==> flow/design.v <==
package typedefs;
parameter NUM_OPS  = 32;
parameter WIDTH_OP = $clog2(NUM_OPS);
typedef enum logic[WIDTH_OP-1:0] {ALU_ADD , ALU_SUB , ALU_NOT , ALU_AND , ALU_OR , ALU_XOR , ALU_SLL , ALU_SRL , ALU_SLA , ALU_SRA , EQ , GRT , GTU , GTE , LTE , GEU , LEU, ALU_BSL} alu_opcode_t;
typedef enum logic[5:0] {
    ADD   = 6'b000000,
    SUB   = 6'b000001,
    NOT   = 6'b000010,
    AND   = 6'b000011,
    OR    = 6'b000100,
    XOR   = 6'b000101,
    SLL   = 6'b000110,
    SRL   = 6'b000111,
    SRA   = 6'b001000,
    ADDI  = 6'b001001,
    LUI   = 6'b001010,
    ANDI  = 6'b001011,
    ORI   = 6'b001100,
    XORI  = 6'b001101,
    BEQ   = 6'b001110,
    BNE   = 6'b001111,
    BLT   = 6'b010000,
    BGT   = 6'b010001,
    BGE   = 6'b010010,
    BLE   = 6'b010011,
    BLTU  = 6'b010100,
    BGTU  = 6'b010101,
    BGEU  = 6'b010110,
    BLEU  = 6'b010111,
    JAL   = 6'b011000,
    LW    = 6'b011001,
    SW    = 6'b011010,
    LAD   = 6'b011011,
    LOA   = 6'b011100
} opcode_t;
endpackage
module Mux2x1
( 
  input  [15:0] a   ,
  input  [15:0] b   ,
  input  sel ,
  output [15:0] out 
);
logic [15:0] aux;
assign out = aux;
always_comb begin
        aux = (sel == 1'b1) ? b : a;
end
endmodule
module Reg
#(
    parameter WIDTH = 16
)
(
    input  [WIDTH-1:0]  in,
    input               clk,
    input               rst,
    output [WIDTH-1:0]  out
);
logic [WIDTH-1:0] aux;
assign out = aux;
always_ff @(posedge clk or negedge rst) begin
    if (!rst) begin
        aux <= '0;
    end
    else begin
        aux <= in;
    end
end
endmodule
module RegFile
#(
    parameter WIDTH = 16,
    parameter DEPTH = 32,
    parameter ADDR_SIZE = $clog2(DEPTH)
)
(
    input  [ADDR_SIZE-1:0] a1,
    input  [ADDR_SIZE-1:0] a2,
    input  [WIDTH-1:0]     wdata,
    input                  we,
    input                  clk,
    input                  rst,
    output [WIDTH-1:0]     rd1,
    output [WIDTH-1:0]     rd2
);
logic [WIDTH-1:0] file [DEPTH-1:0];  
logic [WIDTH-1:0] out1, out2;
assign rd1 = out1;
assign rd2 = out2;
always_comb begin
	out1 = file[a1];
	out2 = file[a2];
end
always_ff @(negedge clk or negedge rst) begin
    if (!rst) begin
        integer i;
        for (i = 0; i < DEPTH; i = i + 1) begin
            file[i] <= '0;
        end
    end else if (we) begin
        file[a2] <= wdata;
    end
end
endmodule
import typedefs::*;
module ALU
#(
    parameter WIDTH    = 16
)
(
    input  [WIDTH-1:0]    a     ,
    input  [WIDTH-1:0]    b     ,
    input  typedefs::alu_opcode_t       opcode,
    output [WIDTH-1:0]    out   ,
    output                comp
);
logic [WIDTH-1:0] aux_out;
logic             aux_comp;
assign out = aux_out;
assign comp = aux_comp;
always_comb begin
    case (opcode)
        ALU_ADD : begin
            aux_out = (a + b);
            aux_comp = '0;
        end
        ALU_SUB : begin
            aux_out = (a - b);
            aux_comp = '0;
        end
        ALU_NOT : begin
            aux_out = ~a;
            aux_comp = '0;
        end
        ALU_AND : begin
            aux_out = (a & b);
            aux_comp = '0;
        end
        ALU_OR  : begin
            aux_out = (a | b);
            aux_comp = '0;
        end
        ALU_XOR : begin
            aux_out = (a ^ b);
            aux_comp = '0;
        end
        ALU_SLL : begin
            aux_out = (a << b);
            aux_comp = '0;
        end
        ALU_SRL : begin
            aux_out = (a >> b);
            aux_comp = '0;
        end
        ALU_SLA : begin
            aux_out = (a <<< b);
            aux_comp = '0;
        end
        ALU_SRA : begin
            aux_out = (a >>> b);
            aux_comp = '0;
        end
        EQ  : begin
            aux_out = '0;
            aux_comp = (signed'(a) == signed'(b)) ? '1 : '0;
        end
        GRT : begin
            aux_out = '0;
            aux_comp = (signed'(a) > signed'(b)) ? '1 : '0;
        end
        GTU : begin
            aux_out = '0;
            aux_comp = (a > b) ? '1 : '0;
        end
        GTE : begin
            aux_out = '0;
            aux_comp = (signed'(a) >= signed'(b)) ? '1 : '0;
        end
        LTE : begin
            aux_out = '0;
            aux_comp = (signed'(a) <= signed'(b)) ? '1 : '0;
        end
        GEU : begin
            aux_out = '0;
            aux_comp = (a >= b) ? '1 : '0;
        end
        LEU : begin
            aux_out = '0;
            aux_comp = (a <= b) ? '1 : '0;
        end
		  ALU_BSL : begin		 
            aux_out = (b << 8);
            aux_comp = '0;
        end
        default : begin
            aux_out = '0;
            aux_comp = '0;
        end
    endcase
end
endmodule
import typedefs::*;
module Controller
(
    input  logic        clk       ,
    input  typedefs::opcode_t     op        ,
    input  logic        comp      ,
    output logic        sel_PC    ,
    output logic        sum_imm   ,
    output logic        store_pc  ,
    output logic        reg_we    ,
    output logic        alu_imm   ,
    output typedefs::alu_opcode_t alu_ctrl  ,
    output logic        alu_bypass,
	 output logic			alu_feedback_in,
    output logic        mem_we    ,
    output logic        mem_bypass
);
always_comb begin
    case(op)
        ADD  : begin
            sel_PC     = '0;
            sum_imm    = '0;
            store_pc   = '0;
            reg_we     = '0;
            alu_imm    = '0;
            alu_ctrl   = ALU_ADD;
            alu_bypass = '0;
				alu_feedback_in = '0;
            mem_we     = '0;
            mem_bypass = '0;        
        end
        SUB  : begin
            sel_PC     = '0;
            sum_imm    = '0;
            store_pc   = '0;
            reg_we     = '0;
            alu_imm    = '0;
            alu_ctrl   = ALU_SUB;
            alu_bypass = '0;
				alu_feedback_in = '0;
            mem_we     = '0;
            mem_bypass = '0;        
        end
        NOT : begin
            sel_PC     = '0;
            sum_imm    = '0;
            store_pc   = '0;
            reg_we     = '0;
            alu_imm    = '0;
            alu_ctrl   = ALU_NOT;
            alu_bypass = '0;
				alu_feedback_in = '0;
            mem_we     = '0;
            mem_bypass = '0;        
        end
        AND  : begin
            sel_PC     = '0;
            sum_imm    = '0;
            store_pc   = '0;
            reg_we     = '0;
            alu_imm    = '0;
            alu_ctrl   = ALU_AND;
            alu_bypass = '0;
				alu_feedback_in = '0;
            mem_we     = '0;
            mem_bypass = '0;        
        end
        OR   : begin
            sel_PC     = '0;
            sum_imm    = '0;
            store_pc   = '0;
            reg_we     = '0;
            alu_imm    = '0;
            alu_ctrl   = ALU_OR;
            alu_bypass = '0;
				alu_feedback_in = '0;
            mem_we     = '0;
            mem_bypass = '0;        
        end
        XOR  : begin
            sel_PC     = '0;
            sum_imm    = '0;
            store_pc   = '0;
            reg_we     = '0;
            alu_imm    = '0;
            alu_ctrl   = ALU_XOR;
            alu_bypass = '0;
				alu_feedback_in = '0;
            mem_we     = '0;
            mem_bypass = '0;        
        end
        SLL  : begin
            sel_PC     = '0;
            sum_imm    = '0;
            store_pc   = '0;
            reg_we     = '0;
            alu_imm    = '0;
            alu_ctrl   = ALU_SLL;
            alu_bypass = '0;
				alu_feedback_in = '0;
            mem_we     = '0;
            mem_bypass = '0;        
        end
        SRL  : begin
            sel_PC     = '0;
            sum_imm    = '0;
            store_pc   = '0;
            reg_we     = '0;
            alu_imm    = '0;
            alu_ctrl   = ALU_SRL;
            alu_bypass = '0;
				alu_feedback_in = '0;
            mem_we     = '0;
            mem_bypass = '0;        
        end
        SRA  : begin
            sel_PC     = '0;
            sum_imm    = '0;
            store_pc   = '0;
            reg_we     = '0;
            alu_imm    = '0;
            alu_ctrl   = ALU_SRA;
            alu_bypass = '0;
				alu_feedback_in = '0;
            mem_we     = '0;
            mem_bypass = '0;        
        end
        ADDI : begin
            sel_PC     = '0;
            sum_imm    = '0;
            store_pc   = '0;
            reg_we     = '0;
            alu_imm    = '1;
            alu_ctrl   = ALU_ADD;
            alu_bypass = '0;
				alu_feedback_in = '1;
            mem_we     = '0;
            mem_bypass = '0;        
        end
        LUI  : begin
            sel_PC     = '0;
            sum_imm    = '0;
            store_pc   = '0;
            reg_we     = '0;
            alu_imm    = '1;
            alu_ctrl   = ALU_BSL;
            alu_bypass = '0;
				alu_feedback_in = '0;
            mem_we     = '0;
            mem_bypass = '0;        
        end
        ANDI : begin
            sel_PC     = '0;
            sum_imm    = '0;
            store_pc   = '0;
            reg_we     = '0;
            alu_imm    = '1;
            alu_ctrl   = ALU_AND;
            alu_bypass = '0;
				alu_feedback_in = '1;
            mem_we     = '0;
            mem_bypass = '0;        
        end
        ORI  : begin
            sel_PC     = '0;
            sum_imm    = '0;
            store_pc   = '0;
            reg_we     = '0;
            alu_imm    = '1;
            alu_ctrl   = ALU_OR;
            alu_bypass = '0;
				alu_feedback_in = '1;
            mem_we     = '0;
            mem_bypass = '0;        
        end
        XORI : begin
            sel_PC     = '0;
            sum_imm    = '0;
            store_pc   = '0;
            reg_we     = '0;
            alu_imm    = '1;
            alu_ctrl   = ALU_XOR;
            alu_bypass = '0;
				alu_feedback_in = '1;
            mem_we     = '0;
            mem_bypass = '0;        
        end
        BEQ  : begin
            sel_PC     = '0;
            if(comp == '1) 
                sum_imm = '1;
            else
                sum_imm = '0;
            store_pc   = '0;
            reg_we     = '0;
            alu_imm    = '0;
            alu_ctrl   = EQ;
				alu_feedback_in = '0;
            alu_bypass = '0;
            mem_we     = '0;
            mem_bypass = '0;
        end
        BNE  : begin
            sel_PC     = '0;
            if(comp == '0) 
                sum_imm = '1;
            else
                sum_imm = '0;
            store_pc   = '0;
            reg_we     = '0;
            alu_imm    = '0;
            alu_ctrl   = EQ;
				alu_feedback_in = '0;
            alu_bypass = '0;
            mem_we     = '0;
            mem_bypass = '0;
        end
        BGT  : begin
            sel_PC     = '0;
            if(comp == '1) 
                sum_imm = '1;
            else
                sum_imm = '0;
            store_pc   = '0;
            reg_we     = '0;
            alu_imm    = '0;
            alu_ctrl   = GRT;
				alu_feedback_in = '0;
            alu_bypass = '0;
            mem_we     = '0;
            mem_bypass = '0;
        end
        BLT  : begin
            sel_PC     = '0;
            if(comp == '0) 
                sum_imm = '1;
            else
                sum_imm = '0;
            store_pc   = '0;
            reg_we     = '0;
            alu_imm    = '0;
            alu_ctrl   = GRT;
				alu_feedback_in = '0;
            alu_bypass = '0;
            mem_we     = '0;
            mem_bypass = '0;
        end
        BGE  : begin
            sel_PC     = '0;
            if(comp == '1) 
                sum_imm = '1;
            else
                sum_imm = '0;
            store_pc   = '0;
            reg_we     = '0;
            alu_imm    = '0;
            alu_ctrl   = GTE;
				alu_feedback_in = '0;
            alu_bypass = '0;
            mem_we     = '0;
            mem_bypass = '0;
        end
        BLE : begin
            sel_PC     = '0;
            if(comp == '1) 
                sum_imm = '1;
            else
                sum_imm = '0;
            store_pc   = '0;
            reg_we     = '0;
            alu_imm    = '0;
            alu_ctrl   = LTE;
				alu_feedback_in = '0;
            alu_bypass = '0;
            mem_we     = '0;
            mem_bypass = '0;
        end
        BGTU : begin
            sel_PC     = '0;
            if(comp == '1) 
                sum_imm = '1;
            else
                sum_imm = '0;
            store_pc   = '0;
            reg_we     = '0;
            alu_imm    = '0;
            alu_ctrl   = GTU;
				alu_feedback_in = '0;
            alu_bypass = '0;
            mem_we     = '0;
            mem_bypass = '0;
        end
        BLTU : begin
            sel_PC     = '0;
            if(comp == '0) 
                sum_imm = '1;
            else
                sum_imm = '0;
            store_pc   = '0;
            reg_we     = '0;
            alu_imm    = '0;
            alu_ctrl   = GTU;
				alu_feedback_in = '0;
            alu_bypass = '0;
            mem_we     = '0;
            mem_bypass = '0;
        end
        BGEU : begin
            sel_PC     = '0;
            if(comp == '1) 
                sum_imm = '1;
            else
                sum_imm = '0;
            store_pc   = '0;
            reg_we     = '0;
            alu_imm    = '0;
            alu_ctrl   = GEU;
				alu_feedback_in = '0;
            alu_bypass = '0;
            mem_we     = '0;
            mem_bypass = '0;
        end
        BLEU : begin
            sel_PC     = '0;
            if(comp == '1) 
                sum_imm = '1;
            else
                sum_imm = '0;
            store_pc   = '0;
            reg_we     = '0;
            alu_imm    = '0;
            alu_ctrl   = LEU;
				alu_feedback_in = '0;
            alu_bypass = '0;
            mem_we     = '0;
            mem_bypass = '0;
        end
        JAL  : begin
            sel_PC     = '1;
            sum_imm    = '0;
            store_pc   = '1;
            reg_we     = '1;
            alu_imm    = '0;
            alu_ctrl   = ALU_ADD;
            alu_bypass = '0;
				alu_feedback_in = '0;
            mem_we     = '0;
            mem_bypass = '0;
        end
        LW   : begin
            sel_PC     = '0;
            sum_imm    = '0;
            store_pc   = '0;
            reg_we     = '1;
            alu_imm    = '0;
            alu_ctrl   = ALU_ADD;
            alu_bypass = '0;
				alu_feedback_in = '0;
            mem_we     = '0;
            mem_bypass = '0;
        end
        SW   : begin
            sel_PC     = '0;
            sum_imm    = '0;
            store_pc   = '0;
            reg_we     = '0;
            alu_imm    = '0;
            alu_ctrl   = ALU_ADD;
            alu_bypass = '0;
				alu_feedback_in = '0;
            mem_we     = '1;
            mem_bypass = '0;
        end
        LAD  : begin
            sel_PC     = '0;
            sum_imm    = '0;
            store_pc   = '0;
            reg_we     = '1;
            alu_imm    = '0;
            alu_ctrl   = ALU_ADD;
            alu_bypass = '0;
				alu_feedback_in = '0;
            mem_we     = '0;
            mem_bypass = '1;
        end
        LOA  : begin
            sel_PC     = '0;
            sum_imm    = '0;
            store_pc   = '0;
            reg_we     = '0;
            alu_imm    = '0;
            alu_ctrl   = ALU_ADD;
            alu_bypass = '1;
				alu_feedback_in = '0;
            mem_we     = '0;
            mem_bypass = '0;
        end
        default : begin
            sel_PC     = '0;
            sum_imm    = '0;
            store_pc   = '0;
            reg_we     = '0;
            alu_imm    = '0;
            alu_ctrl   = ALU_ADD;
            alu_bypass = '0;
				alu_feedback_in = '0;
            mem_we     = '0;
            mem_bypass = '0;
        end
    endcase
end
endmodule
import typedefs::*;
module SingleCycle_Top
(
	input				CLK	,
	input				RST	,
	output [9:0]	IMEM_ADDR	,
	input	 [15:0]	IMEM_RDATA	,
	output [9:0]	DMEM_ADDR	,
	output [15:0]	DMEM_WDATA	,
	output			DMEM_WE		,
	input	 [15:0]	DMEM_RDATA
);
	wire [15:0] sel_pc_out;
	wire [15:0] pc_out;
	wire [15:0] im_out;
	wire [15:0] alu_in;
	wire [15:0] rd1;
	wire [15:0] rd2;
	wire [15:0] alu_imm_out;
	wire [15:0] alu_out;
	wire [15:0] alu_bypass_out;
	wire [15:0] aux_out;
	wire [15:0] mem_out;
	wire [15:0] mem_bypass_out;
	wire [15:0] store_pc_out;
	wire [15:0] sum_imm_out;
	wire               comp;
	wire               sel_pc;    
	wire               sum_imm;   
	wire               store_pc;  
	wire               reg_we;    
	wire               alu_imm;   
	typedefs::alu_opcode_t alu_ctrl;  
	wire               alu_bypass;
	wire					 alu_feedback_in;
	wire               mem_we;    
	wire               mem_bypass;
	Controller control_block(
		.clk(CLK), 
		.op(typedefs::opcode_t'(im_out[15:10])), 
		.comp(comp), 
		.sel_PC(sel_pc), 
		.sum_imm(sum_imm), 
		.store_pc(store_pc), 
		.reg_we(reg_we), 
		.alu_imm(alu_imm), 
		.alu_ctrl(alu_ctrl), 
		.alu_bypass(alu_bypass),
		.alu_feedback_in(alu_feedback_in),
		.mem_we(mem_we), 
		.mem_bypass(mem_bypass)
	);
	Mux2x1 feedback_mux(
		.a(rd1), 
		.b(aux_out), 
		.sel(alu_feedback_in), 
		.out(alu_in)
	);
	Mux2x1 pc_mux(
		.a(pc_out + sum_imm_out), 
		.b(aux_out), 
		.sel(sel_pc), 
		.out(sel_pc_out)
	);
	Mux2x1 sum_imm_mux(
		.a(16'h1), 
		.b(aux_out), 
		.sel(sum_imm), 
		.out(sum_imm_out)
	);
	Reg pc(
		.in(sel_pc_out), 
		.clk(CLK),
		.rst(RST), 
		.out(pc_out)
	);
	assign IMEM_ADDR = pc_out[9:0];
	assign im_out    = IMEM_RDATA;
	RegFile reg_file(
		.a1(im_out[9:5]), 
		.a2(im_out[4:0]), 
		.wdata(store_pc_out), 
		.we(reg_we), 
		.clk(CLK),
		.rst(RST),
		.rd1(rd1), 
		.rd2(rd2)
	);
	Mux2x1 alu_imm_mux(
		.a(rd2), 
		.b({8'h0, im_out[7:0]}), 
		.sel(alu_imm), 
		.out(alu_imm_out)
	);
	ALU my_alu(
		.a(alu_in), 
		.b(alu_imm_out), 
		.opcode(alu_ctrl), 
		.out(alu_out), 
		.comp(comp)
	);
	Mux2x1 alu_bypass_mux(
		.a(alu_out), 
		.b(alu_imm_out), 
		.sel(alu_bypass), 
		.out(alu_bypass_out)
	);
	Reg aux(
		.in(alu_bypass_out), 
		.clk(CLK), 
		.rst(RST),
		.out(aux_out)
	);
	assign DMEM_ADDR  = aux_out[9:0];
	assign DMEM_WDATA = rd2;
	assign DMEM_WE    = mem_we;
	assign mem_out    = DMEM_RDATA;
	Mux2x1 mem_bypass_mux(
		.a(mem_out), 
		.b(aux_out), 
		.sel(mem_bypass), 
		.out(mem_bypass_out)
	);
	Mux2x1 store_pc_mux(
		.a(mem_bypass_out), 
		.b(pc_out), 
		.sel(store_pc), 
		.out(store_pc_out)
	);
endmodule
Wiki page: SingleCycle_Top / tool data

* Reports on SingleCycle_Top *
Module SingleCycle_Top before and after one edit of its RTL, step after step.
"before" refers to lines of the RTL above, "after" to lines of the edited file.
"change": "after" minus "before" as printed here. "relative change": 100 x difference / "before".
Operators: Yosys type, input widths -> output width; for muxes data width and select width s.
Cell names lack the library's common part.
The mark -- stands for no value.

design
  top module = SingleCycle_Top
  clock port = CLK
  library = sky130hd
  corner = tt_025C_1v80

* Diff *
Unified diff, file above to edited file.
The edit is scripted: it alters the design's behaviour and was not made to optimise anything.

begin of diff
@@ -87,5 +87,7 @@
 logic [WIDTH-1:0] file [DEPTH-1:0];  
 logic [WIDTH-1:0] out1, out2;
-assign rd1 = out1;
+logic [WIDTH-1:0] rd1_d1;
+always_ff @(negedge clk) rd1_d1 <= out1;
+assign rd1 = rd1_d1;
 assign rd2 = out2;
 always_comb begin
end of diff

* Word-level counts *
Source: Yosys, flattened and elaborated. Widths are those after wreduce. Registers that Yosys merges into a memory's read port (data or address) are not register bits. Print and check cells do not count.

storage and ports
  what                             before  after  change  relative change (%)
  output and inout port bits       37      37     0       0.00
  register bits after elaboration  544     560    +16     +2.94
  input port bits                  34      34     0       0.00

operators by class
  what                              before  after  change  relative change (%)
  bitwise logic cells               4       4      0       0.00
  $add $sub $neg                    3       3      0       0.00
  equal/unequal tests               108     108    0       0.00
  reductions and logical operators  46      46     0       0.00
  shift-type cells                  4       4      0       0.00
  magnitude comparators             6       6      0       0.00
  mux-type cells                    29      29     0       0.00

Unchanged operator kinds not shown: 38.

* Logic depth *
Depth = most cells in a row (Yosys ltp): at word level without a register or memory, in the mapped netlist without a sequential cell, where the memories' decode and read muxes count.

logic depth
  what                           before  after  change  relative change (%)
  depth in word-level cells      12      12     0       0.00
  ABC_AREA                       0       0      --      --
  gate-level depth with buffers  38      38     0       0.00
  mapped depth without buffers   34      33     -1      -2.94

* Synthesis result *
Source: synth_stat.txt of the flow (Yosys; design flattened, memories mapped). It holds for the ABC_AREA given above (unset counts as 0); a run with the other value may have another netlist.

mapped netlist
  what                     before   after    change  relative change (%)
  sequential area (sq um)  13613.1  13933.4  +320.3  +2.35
  synthesis area (sq um)   33711.1  32766.4  -944.7  -2.80
  flip-flop cells          544      560      +16     +2.94
  cell count               4095     3839     -256    -6.25

cell types
  type       before  after  change  relative change (%)
  nand3_1    427     142    -285    -66.74
  a221oi_1   20      106    +86     +430.00
  a22o_1     19      98     +79     +415.79
  and3_1     156     91     -65     -41.67
  a22oi_1    82      141    +59     +71.95
  nor2_1     141     184    +43     +30.50
  nand4_1    124     81     -43     -34.68
  a21oi_1    101     144    +43     +42.57
  buf_2      88      55     -33     -37.50
  o21ai_0    592     560    -32     -5.41
  a2111oi_0  45      19     -26     -57.78
  nor3_1     30      54     +24     +80.00
  o32a_1     0       20     +20     --
  o211ai_1   31      14     -17     -54.84
  buf_1      21      5      -16     -76.19
  dfxtp_1    0       16     +16     --
  nand2_1    643     658    +15     +2.33
  nor4_1     32      17     -15     -46.88

Unchanged cell types not shown: 18.
Not every row of either side is listed.
The figures by module come from a second, unflattened synthesis with its own total; it is not the netlist above.

unflattened totals
  what                                  before   after    change  relative change (%)
  cells (unflattened synthesis)         3570     3438     -132    -3.70
  area (unflattened synthesis) (sq um)  35985.8  36147.2  +161.4  +0.45

Each row is one instance without its submodules.

modules, before
  module           area (sq um)  sequential area (sq um)  cells  times used
  RegFile          28010.6       12812.3                  2634   1
  ALU              4262.8        0.0                      612    1
  Mux2x1           249.0         0.0                      18     7
  SingleCycle_Top  813.3         0.0                      106    1
  Reg              400.4         400.4                    16     2
  Controller       355.3         0.0                      60     1

modules, after
  module           area (sq um)  sequential area (sq um)  cells  times used
  RegFile          28172.0       13132.6                  2502   1
  ALU              4262.8        0.0                      612    1
  Mux2x1           249.0         0.0                      18     7
  SingleCycle_Top  813.3         0.0                      106    1
  Reg              400.4         400.4                    16     2
  Controller       355.3         0.0                      60     1

* Flow runs *
Runs of the flow (Yosys, OpenROAD) on both versions; the two runs of a pair have the same settings. The constraints put input and output delay at 20% of the set period each and load the outputs with 0.01 pF.

flow settings, set A
  CORE_UTILIZATION = 40
  period_ns = 15.6
  CAP_MARGIN = 20
  CORE_MARGIN = 2
  SLEW_MARGIN = 20

measured results, set A
  what                                     before   after    change   relative change (%)
  cell area after synthesis (sq um)        33711.1  32766.4  -944.7   -2.80
  final design utilization (%)             46.3     46.3     0.0      --
  power consumption (mW)                   3.950    3.921    -0.029   -0.73
  die size (sq um)                         86615.4  84221.8  -2393.6  -2.76
  final setup TNS (ns)                     0.000    0.000    0.000    --
  standard-cell area after layout (sq um)  38709.6  37437.2  -1272.4  -3.29
  smallest setup slack (ns)                0.524    0.534    +0.010   --
  worst hold slack after layout (ns)       0.441    0.451    +0.010   --

flow settings, set B
  CAP_MARGIN = 5
  CELL_PAD_IN_SITES_DETAIL_PLACEMENT = 0
  CORE_MARGIN = 2
  CORE_UTILIZATION = 35
  CTS_CLUSTER_DIAMETER = 251
  GPL_ROUTABILITY_DRIVEN = 1
  GPL_TIMING_DRIVEN = 0
  PLACE_DENSITY_LB_ADDON = 0.19
  SLEW_MARGIN = 20
  period_ns = 9.37

measured results, set B
  what                                     before   after    change   relative change (%)
  cell area after synthesis (sq um)        33711.1  32766.4  -944.7   -2.80
  final design utilization (%)             43.7     44.4     +0.7     --
  power consumption (mW)                   6.894    7.061    +0.167   +2.42
  die size (sq um)                         98815.9  96081.4  -2734.5  -2.77
  final setup TNS (ns)                     -40.898  -38.964  +1.934   --
  standard-cell area after layout (sq um)  41685.0  41287.1  -397.9   -0.95
  smallest setup slack (ns)                -2.864   -2.380   +0.484   --
  worst hold slack after layout (ns)       0.458    0.452    -0.006   --

"power consumption": no workload was simulated; the value follows from the tool's default switching activity.
